==> flow/design.v <==
module OneBitAdder (
  input A,
  input B,
  input cin,
  output sum,
  output cout
);
  assign sum = (A ^ B) ^ cin;
  assign cout = ((A ^ B) & cin) | (A & B);
endmodule
module Adder_2_bits (
  input [1:0] bit_1, bit_2,
  input c_in,
  output [1:0] s,
  output c_out
);
  wire c0;  
  OneBitAdder birler (.A(bit_1[0]), .B(bit_2[0]), .cin(c_in), .sum(s[0]), .cout(c0));
  OneBitAdder onlar (.A(bit_1[1]), .B(bit_2[1]), .cin(c0), .sum(s[1]), .cout(c_out));
endmodule
module Adder_4_bits (
  input [3:0] bit_1, bit_2,
  input c_in,
  output [3:0] s,
  output c_out
);
  wire  c0;  
  Adder_2_bits a_2_0 (.bit_1(bit_1[1:0]), .bit_2(bit_2[1:0]), .c_in(c_in), .s(s[1:0]), .c_out(c0));
  Adder_2_bits a_2_1 (.bit_1(bit_1[3:2]), .bit_2(bit_2[3:2]), .c_in(c0), .s(s[3:2]), .c_out(c_out));
endmodule
module Adder_8_bits (
  input [7:0] bit_1, bit_2,
  input c_in,
  output [7:0] s,
  output c_out
);
  wire  c0;  
  Adder_4_bits a_4_0 (.bit_1(bit_1[3:0]), .bit_2(bit_2[3:0]), .c_in(c_in), .s(s[3:0]), .c_out(c0));
  Adder_4_bits a_4_1 (.bit_1(bit_1[7:4]), .bit_2(bit_2[7:4]), .c_in(c0), .s(s[7:4]), .c_out(c_out));
endmodule
  module Adder_10_bits(
  input [9:0] bit_1,bit_2, 
  input c_in,
  output [9:0] s,
  output c_out
);
 wire  c0;  
   Adder_8_bits a_8 (.bit_1(bit_1[7:0]), .bit_2(bit_2[7:0]), .c_in(c_in), .s(s[7:0]), .c_out(c0));
   Adder_2_bits a_2 (.bit_1(bit_1[9:8]), .bit_2(bit_2[9:8]), .c_in(c0), .s(s[9:8]), .c_out(c_out));
endmodule
module Adder_16_bits (
  input [15:0] bit_1, bit_2,
  input c_in,
  output [15:0] s,
  output c_out
);
  wire  c0;  
  Adder_8_bits a_8_0 (.bit_1(bit_1[7:0]), .bit_2(bit_2[7:0]), .c_in(c_in), .s(s[7:0]), .c_out(c0));
  Adder_8_bits a_8_1 (.bit_1(bit_1[15:8]), .bit_2(bit_2[15:8]), .c_in(c0), .s(s[15:8]), .c_out(c_out));
endmodule
module Adder_18_bits (
  input [17:0] bit_1, bit_2,
  input c_in,
  output [17:0] s,
  output c_out
);
  wire  c0;  
  Adder_16_bits a_16 (.bit_1(bit_1[15:0]), .bit_2(bit_2[15:0]), .c_in(c_in), .s(s[15:0]), .c_out(c0));
  Adder_2_bits a_2 (.bit_1(bit_1[17:16]), .bit_2(bit_2[17:16]), .c_in(c0), .s(s[17:16]), .c_out(c_out));
endmodule
module ExtendValue (
  input [0:5] inp,
  output reg [0:17] out
);
  always @* begin
    out[12:17] = inp[0:5];
    if (inp[0] == 1'b0)
      out[0:11] = 12'b0;
    else
      out[0:11] = 12'hfff;
  end
endmodule
module Mux_Alu (
  input  [1:0] whichalu,
  input  [17:0] input_0, input_1, input_2, input_3,
  output reg [17:0] out
);
    always @ (input_0 or input_1 or input_2 or input_3 or whichalu)
    begin
	out=input_0;
	if(whichalu== 2'b01)
	   out=input_1;
	if(whichalu== 2'b10)
	   out=input_2;
	if(whichalu== 2'b11)
	   out=input_3;
    end
endmodule
module Mux_18bit (
  input wire select,
  input wire [17:0] input_1,  
  input wire [17:0] input_2,  
  output reg [17:0] out  
);
    always @ (select or input_1 or input_2)
    begin
        if (select == 1'b0)
            out = input_1;
        else
            out = input_2;
    end
endmodule
module aluselect (
    input wire [17:0] R1,
    input wire [17:0] R2,
    input wire [1:0] alu_op_type,
    output wire [17:0] result,
    output wire cout
);
    wire [17:0] add_result, and_result, nand_result, nor_result;
    Adder_18_bits adder (.bit_1(R1), .bit_2(R2), .c_in(1'b0), .s(add_result), .c_out(cout));
    assign and_result = R1 & R2;
    assign nand_result = ~(R1 & R2);
    assign nor_result = ~(R1 | R2);
    Mux_Alu m1 (
        .whichalu(alu_op_type),
        .input_0(add_result),
        .input_1(and_result),
        .input_2(nand_result),
        .input_3(nor_result),
        .out(result)
    );
endmodule
module Regfile (
  input [0:4] select_register, reg_1, reg_2,
  input [0:17] data,
  input clck, reset_enable, write_enable, clear,
  output reg [0:17] read_reg_1_value,
  output reg [0:17] read_reg_2_value
);
  reg [0:17] registers [0:15];  
  integer i;
  always @(posedge clck or posedge reset_enable) begin
    if (reset_enable) begin
      for (i = 0; i < 16; i = i + 1) begin
        registers[i] <= 18'b0;
      end
    end
    else if (clear) begin
      for (i = 0; i < 16; i = i + 1) begin
        registers[i] <= 18'b0;
      end
    end
    else if (write_enable) begin
      registers[select_register[1:4]] <= data;
    end
  end
  always @(posedge clck) begin
    read_reg_1_value <= registers[reg_1[1:4]];
    read_reg_2_value <= registers[reg_2[1:4]];
  end
endmodule
module ProgramCounter (
  input wire clk,
  input wire rst,
  input wire is_jump,
  input wire pc_enable,
  input wire next,
  input wire [9:0] address_input,
  output reg [9:0] current_address
);
  always @(posedge clk or posedge rst) begin
    if (rst) begin
      current_address <= 10'b0;
    end else begin
      if (is_jump) begin
        current_address <= current_address+address_input;
      end else if (pc_enable && next) begin
        current_address <= current_address + 1;
      end
    end
  end
endmodule
module cpu18 (
  input  wire        clk,
  input  wire        rst,
  output wire [9:0]  imem_addr,
  input  wire [17:0] imem_rdata,
  output wire [9:0]  dmem_addr,
  output wire [17:0] dmem_wdata,
  output wire        dmem_we,
  input  wire [17:0] dmem_rdata,
  output wire        halt
);
  localparam S_FETCH  = 2'd0;
  localparam S_DECODE = 2'd1;
  localparam S_EXEC   = 2'd2;
  localparam S_HALT   = 2'd3;
  reg  [1:0]  state;
  reg  [17:0] ir;
  reg         zf, cf;
  wire [9:0]  pc;
  wire [3:0] opcode = ir[17:14];
  wire [3:0] f_dst  = ir[13:10];
  wire [3:0] f_src1 = ir[9:6];
  wire [3:0] f_src2 = ir[3:0];
  wire [5:0] f_imm  = ir[5:0];
  wire [9:0] f_addr = ir[9:0];
  wire is_alu = (opcode[3:2] == 2'b00);           
  wire is_imm = (opcode[3:1] == 3'b010);          
  wire is_ld  = (opcode == 4'b0110);
  wire is_st  = (opcode == 4'b0111);
  wire is_cmp = (opcode == 4'b1000);
  wire is_jmp = (opcode >= 4'b1001) && (opcode <= 4'b1110);
  wire is_rst = (opcode == 4'b1111);
  reg taken;
  always @* begin
    case (opcode)
      4'b1001: taken = 1'b1;           
      4'b1010: taken = zf;             
      4'b1011: taken = ~zf & ~cf;      
      4'b1100: taken = cf;             
      4'b1101: taken = ~cf;            
      4'b1110: taken = cf | zf;        
      default: taken = 1'b0;
    endcase
  end
  wire exec = (state == S_EXEC);
  wire [17:0] rv1, rv2, wb_data;
  wire [3:0]  rsel1 = is_st ? f_dst : f_src1;
  Regfile regs (
    .select_register({1'b0, f_dst}),
    .reg_1({1'b0, rsel1}),
    .reg_2({1'b0, f_src2}),
    .data(wb_data),
    .clck(clk),
    .reset_enable(rst),
    .write_enable(exec & (is_alu | is_imm | is_ld)),
    .clear(exec & is_rst),
    .read_reg_1_value(rv1),
    .read_reg_2_value(rv2)
  );
  wire [17:0] imm_ext, alu_b, alu_y;
  wire        alu_cout;
  ExtendValue ext (.inp(f_imm), .out(imm_ext));
  Mux_18bit   opb (.select(is_imm), .input_1(rv2), .input_2(imm_ext), .out(alu_b));
  aluselect   alu (.R1(rv1), .R2(alu_b), .alu_op_type(opcode[1:0]), .result(alu_y), .cout(alu_cout));
  Mux_18bit   wbm (.select(is_ld), .input_1(alu_y), .input_2(dmem_rdata), .out(wb_data));
  wire do_jump = exec & is_jmp & taken;
  ProgramCounter pcr (
    .clk(clk),
    .rst(rst),
    .is_jump(do_jump),
    .pc_enable(exec),
    .next(1'b1),
    .address_input(f_addr),
    .current_address(pc)
  );
  always @(posedge clk or posedge rst) begin
    if (rst) begin
      state <= S_FETCH;
      ir    <= 18'b0;
      zf    <= 1'b0;
      cf    <= 1'b0;
    end else begin
      case (state)
        S_FETCH: begin
          ir    <= imem_rdata;
          state <= S_DECODE;
        end
        S_DECODE: state <= S_EXEC;
        S_EXEC: begin
          if (is_cmp) begin
            zf <= (rv1 == rv2);
            cf <= (rv1 < rv2);
          end else if (is_rst) begin
            zf <= 1'b0;
            cf <= 1'b0;
          end
          if (do_jump && f_addr == 10'd0)
            state <= S_HALT;
          else
            state <= S_FETCH;
        end
        default: state <= S_HALT;
      endcase
    end
  end
  assign imem_addr  = pc;
  assign dmem_addr  = f_addr;
  assign dmem_wdata = rv1;
  assign dmem_we    = exec & is_st;
  assign halt       = (state == S_HALT);
endmodule
==> Tool chain data of cpu18 <==
What the tools print for cpu18, step after step.
Lines are those of the file above, counted from 1.
Operators: Yosys type, input widths -> output width; for muxes data width and select width s.
{ "design": {"top": "cpu18", "clock": "clk", "cell_library": "sky130hd", "corner": "tt_025C_1v80"} }

==> Elaborated design <==
Counts by Yosys on the flattened word-level netlist (proc, flatten, opt, wreduce). Print and check cells are left out. Cells with the same type and inputs are merged into one.
{ "op_classes": {"addsub": 2, "multipliers": 0, "n_div": 0, "n_cmp": 3, "eq_ne": 63, "shift": 0, "mux": 65, "logic": 99, "reduce_and_logical": 44} }
{ "op_table": {"columns": ["operator", "n"], "rows": [
  ["$mux 18", 53],
  ["$pmux 18 s16", 2],
  ["$eq 4x4->1 const B", 32],
  ["$eq 4x3->1 const B", 14],
  ["$and 1x1->1", 39],
  ["$reduce_bool 2->1", 19],
  ["$not 18->18", 2],
  ["$xor 1x1->1", 35],
  ["$reduce_and 2->1", 17],
  ["$eq 4x2->1 const B", 6],
  ["$mux 10", 2],
  ["$or 1x1->1", 19],
  ["$lt 18x18->1", 1],
  ["$eq 18x18->1", 1],
  ["$and 18x18->18", 1],
  ["$or 18x18->18", 1],
  ["$eq 4x1->1 const B", 3],
  ["$logic_not 4->1", 3],
  ["$mux 12", 1],
  ["$add 10x1->10 const B", 1],
  ["$add 10x10->10", 1],
  ["$logic_not 10->1", 1],
  ["$eq 2x2->1 const B", 4],
  ["$pmux 2 s3", 1],
  ["$pmux 1 s6", 1],
  ["$eq 2x1->1 const B", 2],
  ["$logic_not 2->1", 2],
  ["$ge 4x4->1 const B", 1]
]} }
Not listed: further kinds 7, cells in them 11.
{ "bits": {"ff_bits": 356, "latch_bits": 0, "ramBits": 0, "romBits": 0, "clocked_rd_ports_x_width": 0, "mem_count": 0, "input_bits": 38, "out_inout_bits": 40, "wordCells": 299} }

==> Logic depth <==
Longest topological path by Yosys (ltp), each cell counted once; first at word level (registers and memories cut), then after technology mapping (sequential cells cut; the memories' decode and read muxes count).
{ "logic_depth": {"word_depth": 43, "ABC_AREA": 0, "ltp_mapped": 31, "depth_no_buf": 26} }

==> After synthesis <==
The flow's flattened synthesis, as Yosys stat reports it; memories are mapped. The netlist is that of the ABC_AREA named above (0 if unset); the other value can give another one.
The area totals of this step are shown rounded.
{ "types": {"columns": ["cell_type", "n", "area_total_um2"], "rows": [
  ["sky130_fd_sc_hd__dfrtp_1", 321, 8.03E+03],
  ["sky130_fd_sc_hd__mux2_2", 319, 3.59E+03],
  ["sky130_fd_sc_hd__a22oi_1", 112, 840.806],
  ["sky130_fd_sc_hd__ha_1", 63, 788.256],
  ["sky130_fd_sc_hd__dfxtp_1", 36, 720.691],
  ["sky130_fd_sc_hd__nor2_1", 108, 405.389],
  ["sky130_fd_sc_hd__mux2i_1", 40, 400.384],
  ["sky130_fd_sc_hd__a22o_1", 43, 376.611],
  ["sky130_fd_sc_hd__a21oi_1", 75, 375.36],
  ["sky130_fd_sc_hd__buf_4", 47, 352.838],
  ["sky130_fd_sc_hd__fa_1", 17, 340.326],
  ["sky130_fd_sc_hd__nand2_1", 74, 277.766],
  ["sky130_fd_sc_hd__buf_2", 54, 270.259],
  ["sky130_fd_sc_hd__inv_1", 69, 258.998],
  ["sky130_fd_sc_hd__o21ai_0", 46, 230.221],
  ["sky130_fd_sc_hd__a21o_1", 27, 202.694],
  ["sky130_fd_sc_hd__a211oi_2", 15, 187.68],
  ["sky130_fd_sc_hd__a222oi_1", 17, 170.163]
]} }
Not listed: further types 67, cells in them 459.
{ "mapped": {"mapped_cells": 1942, "yosys_area_um2": 21400, "seqArea_um2": 8780, "ffs": 358, "n_buf": 176} }
The figures by module come from a second, unflattened synthesis with its own total; it is not the netlist above.
{ "unflattened": {"cells_unflattened": 2444, "area_unflattened_um2": 21100} }
Rows give one instance, submodules left out.
{ "modules": {"columns": ["module", "instances", "cells", "area_um2", "mod_seq_area_um2"], "rows": [
  ["Regfile", 1, 2040, 16900, 7930],
  ["cpu18", 1, 152, 1570, 602],
  ["ProgramCounter", 1, 99, 827, 250],
  ["Mux_18bit", 2, 20, 272, 0.0],
  ["Mux_Alu", 1, 22, 477, 0.0],
  ["OneBitAdder", 18, 1, 20.0, 0.0],
  ["aluselect", 1, 55, 251, 0.0],
  ["ExtendValue", 1, 18, 135, 0.0],
  ["Adder_16_bits", 1, 0, 0.0, 0.0],
  ["Adder_18_bits", 1, 0, 0.0, 0.0],
  ["Adder_2_bits", 9, 0, 0.0, 0.0],
  ["Adder_4_bits", 4, 0, 0.0, 0.0],
  ["Adder_8_bits", 2, 0, 0.0, 0.0]
]} }

==> Path before layout <==
Path of least setup slack by OpenSTA after synthesis, without wires, with an ideal clock, recovery checks aside; 20% of the period is set as input and as output delay. Where synthesis merged equal registers, the netlist keeps one of their names.
{ "synth_timing": {"kind": "register to register", "startpoint": "register ir[15]", "endpoint": "register regs.registers[0][1]", "period_ns": 9.0, "setup_ns": 0.064, "t_first_pin_ns": 0.000, "t_arrival_ns": 9.811, "required_time_ns": 8.936, "path_slack_ns": -0.875, "delay_ns": 9.875, "driving_pins": 31, "n_path_buf": 5, "synth_period_reached_ns": 9.875} }
"delay_ns" = arrival - input delay + setup time.
"driving_pins": output pins that drive a net of the path, with the launching flip-flop's if there is one; two outputs of one cell count as two.
"synth_period_reached_ns" = period - worst setup slack (recovery checks aside). The figure is calculated, with input and output delays left at 20% of the set period.
The rows between start and end are the longest chain of elaborated cells between them; the timing report does not say that the signal goes this way. Where chains are equally long, one stands for them.
Each line given opens the expression or statement behind the cell; cells for indexed reads and writes are added by Yosys, which also makes memories of some case tables.
Lines with a computed index may be missing from the assigning lines.
{ "synth_via": {"cell_sequence": "sky130_fd_sc_hd__dfrtp_1 > sky130_fd_sc_hd__buf_4 > sky130_fd_sc_hd__buf_4 > sky130_fd_sc_hd__buf_4 > sky130_fd_sc_hd__or3b_2 > sky130_fd_sc_hd__buf_2 > sky130_fd_sc_hd__mux2_2 > sky130_fd_sc_hd__ha_1 > sky130_fd_sc_hd__fa_1 > sky130_fd_sc_hd__fa_1 > sky130_fd_sc_hd__fa_1 > sky130_fd_sc_hd__fa_1 > sky130_fd_sc_hd__fa_1 > sky130_fd_sc_hd__fa_1 > sky130_fd_sc_hd__fa_1 > sky130_fd_sc_hd__fa_1 > sky130_fd_sc_hd__fa_1 > sky130_fd_sc_hd__fa_1 > sky130_fd_sc_hd__fa_1 > sky130_fd_sc_hd__fa_1 > sky130_fd_sc_hd__fa_1 > sky130_fd_sc_hd__fa_1 > sky130_fd_sc_hd__fa_1 > sky130_fd_sc_hd__inv_1 > sky130_fd_sc_hd__fa_1 > sky130_fd_sc_hd__nor2b_1 > sky130_fd_sc_hd__a211oi_1 > sky130_fd_sc_hd__a21oi_1 > sky130_fd_sc_hd__a211oi_2 > sky130_fd_sc_hd__clkbuf_2 > sky130_fd_sc_hd__mux2_2", "elab_chain_len": 41, "cone_cells": 88, "cone_classes": "eq/ne: 6; mux: 8; logic: 71; reduce/logical: 3"} }
{ "synth_lines": {"columns": ["element", "line", "text"], "rows": [
  ["start, declared", 200, "reg  [17:0] ir;"],
  ["start, assigned", 262, "ir    <= 18'b0;"],
  ["start, assigned", 268, "ir    <= imem_rdata;"],
  ["$eq 3x2->1", 210, "wire is_imm = (opcode[3:1] == 3'b010);"],
  ["$mux 18", 107, "if (select == 1'b0)"],
  ["$xor 1x1->1", 9, "assign cout = ((A ^ B) & cin) | (A & B);"],
  ["$and 1x1->1", 9, null],
  ["$or 1x1->1", 9, null],
  ["$and 1x1->1", 9, null],
  ["$or 1x1->1", 9, null],
  ["[... 27 more ...]", null, null],
  ["$mux 18", 91, "if(whichalu== 2'b01)"],
  ["$mux 18", 93, "if(whichalu== 2'b10)"],
  ["$mux 18", 95, "if(whichalu== 2'b11)"],
  ["$mux 18", 107, null],
  ["$mux 18", 155, "registers[select_register[1:4]] <= data;"],
  ["$mux 18", 154, "else if (write_enable) begin"],
  ["$mux 18", 149, "else if (clear) begin"],
  ["end, assigned", 146, "registers[i] <= 18'b0;"],
  ["end, assigned", 151, "registers[i] <= 18'b0;"],
  ["end, declared", 141, "reg [0:17] registers [0:15];"]
]} }

==> Worst path after layout <==
From the final timing report of job 2: the path of least setup slack in the routed layout; clock arrival at registers is part of the times.
{ "layout_timing": {"kind": "register to register", "startpoint": "register ir[15]", "endpoint": "register regs.registers[12][0]", "period_ns": 9.0, "setup_ns": 0.06, "t_first_pin_ns": 0.55, "t_arrival_ns": 9.17, "required_time_ns": 9.49, "path_slack_ns": 0.33, "driving_pins": 27, "n_path_buf": 0} }
The rows between start and end are the longest chain of elaborated cells between them; the timing report does not say that the signal goes this way. Where chains are equally long, one stands for them.
Lines with a computed index may be missing from the assigning lines.
{ "layout_via": {"cell_sequence": "sky130_fd_sc_hd__dfrtp_2 > sky130_fd_sc_hd__or3b_4 > sky130_fd_sc_hd__mux2_2 > sky130_fd_sc_hd__ha_2 > sky130_fd_sc_hd__fa_2 > sky130_fd_sc_hd__fa_2 > sky130_fd_sc_hd__fa_2 > sky130_fd_sc_hd__fa_2 > sky130_fd_sc_hd__fa_2 > sky130_fd_sc_hd__fa_2 > sky130_fd_sc_hd__fa_2 > sky130_fd_sc_hd__fa_2 > sky130_fd_sc_hd__fa_2 > sky130_fd_sc_hd__fa_2 > sky130_fd_sc_hd__fa_2 > sky130_fd_sc_hd__fa_2 > sky130_fd_sc_hd__fa_2 > sky130_fd_sc_hd__fa_2 > sky130_fd_sc_hd__fa_1 > sky130_fd_sc_hd__inv_1 > sky130_fd_sc_hd__fa_1 > sky130_fd_sc_hd__xnor2_1 > sky130_fd_sc_hd__nor2_1 > sky130_fd_sc_hd__a21oi_1 > sky130_fd_sc_hd__o211ai_1 > sky130_fd_sc_hd__a21oi_2 > sky130_fd_sc_hd__mux2_2", "elab_chain_len": 43, "cone_cells": 92, "cone_classes": "eq/ne: 6; mux: 8; logic: 75; reduce/logical: 3"} }
{ "layout_lines": {"columns": ["element", "line", "text"], "rows": [
  ["start, declared", 200, "reg  [17:0] ir;"],
  ["start, assigned", 262, "ir    <= 18'b0;"],
  ["start, assigned", 268, "ir    <= imem_rdata;"],
  ["$eq 3x2->1", 210, "wire is_imm = (opcode[3:1] == 3'b010);"],
  ["$mux 18", 107, "if (select == 1'b0)"],
  ["$xor 1x1->1", 9, "assign cout = ((A ^ B) & cin) | (A & B);"],
  ["$and 1x1->1", 9, null],
  ["$or 1x1->1", 9, null],
  ["$and 1x1->1", 9, null],
  ["$or 1x1->1", 9, null],
  ["[... 29 more ...]", null, null],
  ["$mux 18", 91, "if(whichalu== 2'b01)"],
  ["$mux 18", 93, "if(whichalu== 2'b10)"],
  ["$mux 18", 95, "if(whichalu== 2'b11)"],
  ["$mux 18", 107, null],
  ["$mux 18", 155, "registers[select_register[1:4]] <= data;"],
  ["$mux 18", 154, "else if (write_enable) begin"],
  ["$mux 18", 149, "else if (clear) begin"],
  ["end, assigned", 146, "registers[i] <= 18'b0;"],
  ["end, assigned", 151, "registers[i] <= 18'b0;"],
  ["end, declared", 141, "reg [0:17] registers [0:15];"]
]} }

Add stored flow runs of cpu18

cpu18 through Yosys and OpenROAD on sky130hd: 5 stored runs, unordered, with their settings and measured results. The constraints put input and output delay at 20% of the set period each and load the outputs with 0.01 pF.
"clock period reached" = clock period - worst setup slack. The figure is calculated, with input and output delays left at 20% of the set period.
By "time on the worst setup path" is meant the share of the clock period that the worst setup path is allowed (20% is reserved at inputs, 20% at outputs), minus its slack. Clock arrival times at its registers enter into it.
By "total power of the final layout" is meant OpenSTA's value without simulated activity: inputs other than the clock are taken to toggle once in ten clock periods, and the tool carries that through the logic.
The measured numbers are rounded.

==> job 1: settings <==
{ "CAP_MARGIN": 10, "CELL_PAD_IN_SITES_DETAIL_PLACEMENT": 2, "CORE_ASPECT_RATIO": 1.96, "CORE_MARGIN": 6, "GPL_ROUTABILITY_DRIVEN": 0, "GPL_TIMING_DRIVEN": 0, "MAX_ROUTING_LAYER": "met4", "MIN_ROUTING_LAYER": "met1", "PLACE_DENSITY_LB_ADDON": 0.23, "period_ns": 9.0, "CORE_UTILIZATION": 40, "SLEW_MARGIN": 20 }
==> job 1: results <==
incomplete, routing halted on ODB-0269

==> job 2: settings <==
{ "period_ns": 9.0, "CAP_MARGIN": 20, "CORE_MARGIN": 2, "CORE_UTILIZATION": 40, "SLEW_MARGIN": 20 }
==> job 2: results <==
total power of the final layout: 3450 uW
clock period reached: 8.674 ns
die size: 55200 um2
utilization after layout: 0.459
Yosys chip area after synthesis: 21400 um2
worst hold slack: 0.354 ns
time on the worst setup path: 8.67 ns
kind of the worst setup path: register to register
lowest setup slack: 0.326 ns
total negative slack: 0.000 ns
area of the standard cells in the finished layout: 24200 um2

==> job 3: settings <==
{ "CELL_PAD_IN_SITES_DETAIL_PLACEMENT": 2, "CORE_MARGIN": 3, "GPL_TIMING_DRIVEN": 0, "MIN_ROUTING_LAYER": "met2", "PLACE_DENSITY": 0.91, "period_ns": 9.0, "CAP_MARGIN": 20, "CORE_UTILIZATION": 40, "SLEW_MARGIN": 20 }
==> job 3: results <==
incomplete, routing halted on GRT-0116

==> job 4: settings <==
{ "CAP_MARGIN": 10, "CELL_PAD_IN_SITES_DETAIL_PLACEMENT": 0, "CELL_PAD_IN_SITES_GLOBAL_PLACEMENT": 2, "CORE_MARGIN": 3, "CORE_UTILIZATION": 55, "CTS_CLUSTER_SIZE": 72, "GPL_ROUTABILITY_DRIVEN": 0, "GPL_TIMING_DRIVEN": 1, "HOLD_SLACK_MARGIN": -0.02, "MAX_ROUTING_LAYER": "met4", "MIN_ROUTING_LAYER": "met2", "SETUP_SLACK_MARGIN": 0.8, "SLEW_MARGIN": 15, "TNS_END_PERCENT": 45, "period_ns": 5.17 }
==> job 4: results <==
incomplete, routing halted on GRT-0116

==> job 5: settings <==
{ "CAP_MARGIN": 10, "CORE_MARGIN": 3, "CORE_UTILIZATION": 54, "GPL_ROUTABILITY_DRIVEN": 0, "GPL_TIMING_DRIVEN": 0, "HOLD_SLACK_MARGIN": -0.02, "MIN_ROUTING_LAYER": "met2", "TNS_END_PERCENT": 80, "period_ns": 6.97, "SLEW_MARGIN": 20 }
==> job 5: results <==
incomplete, routing halted on GRT-0116
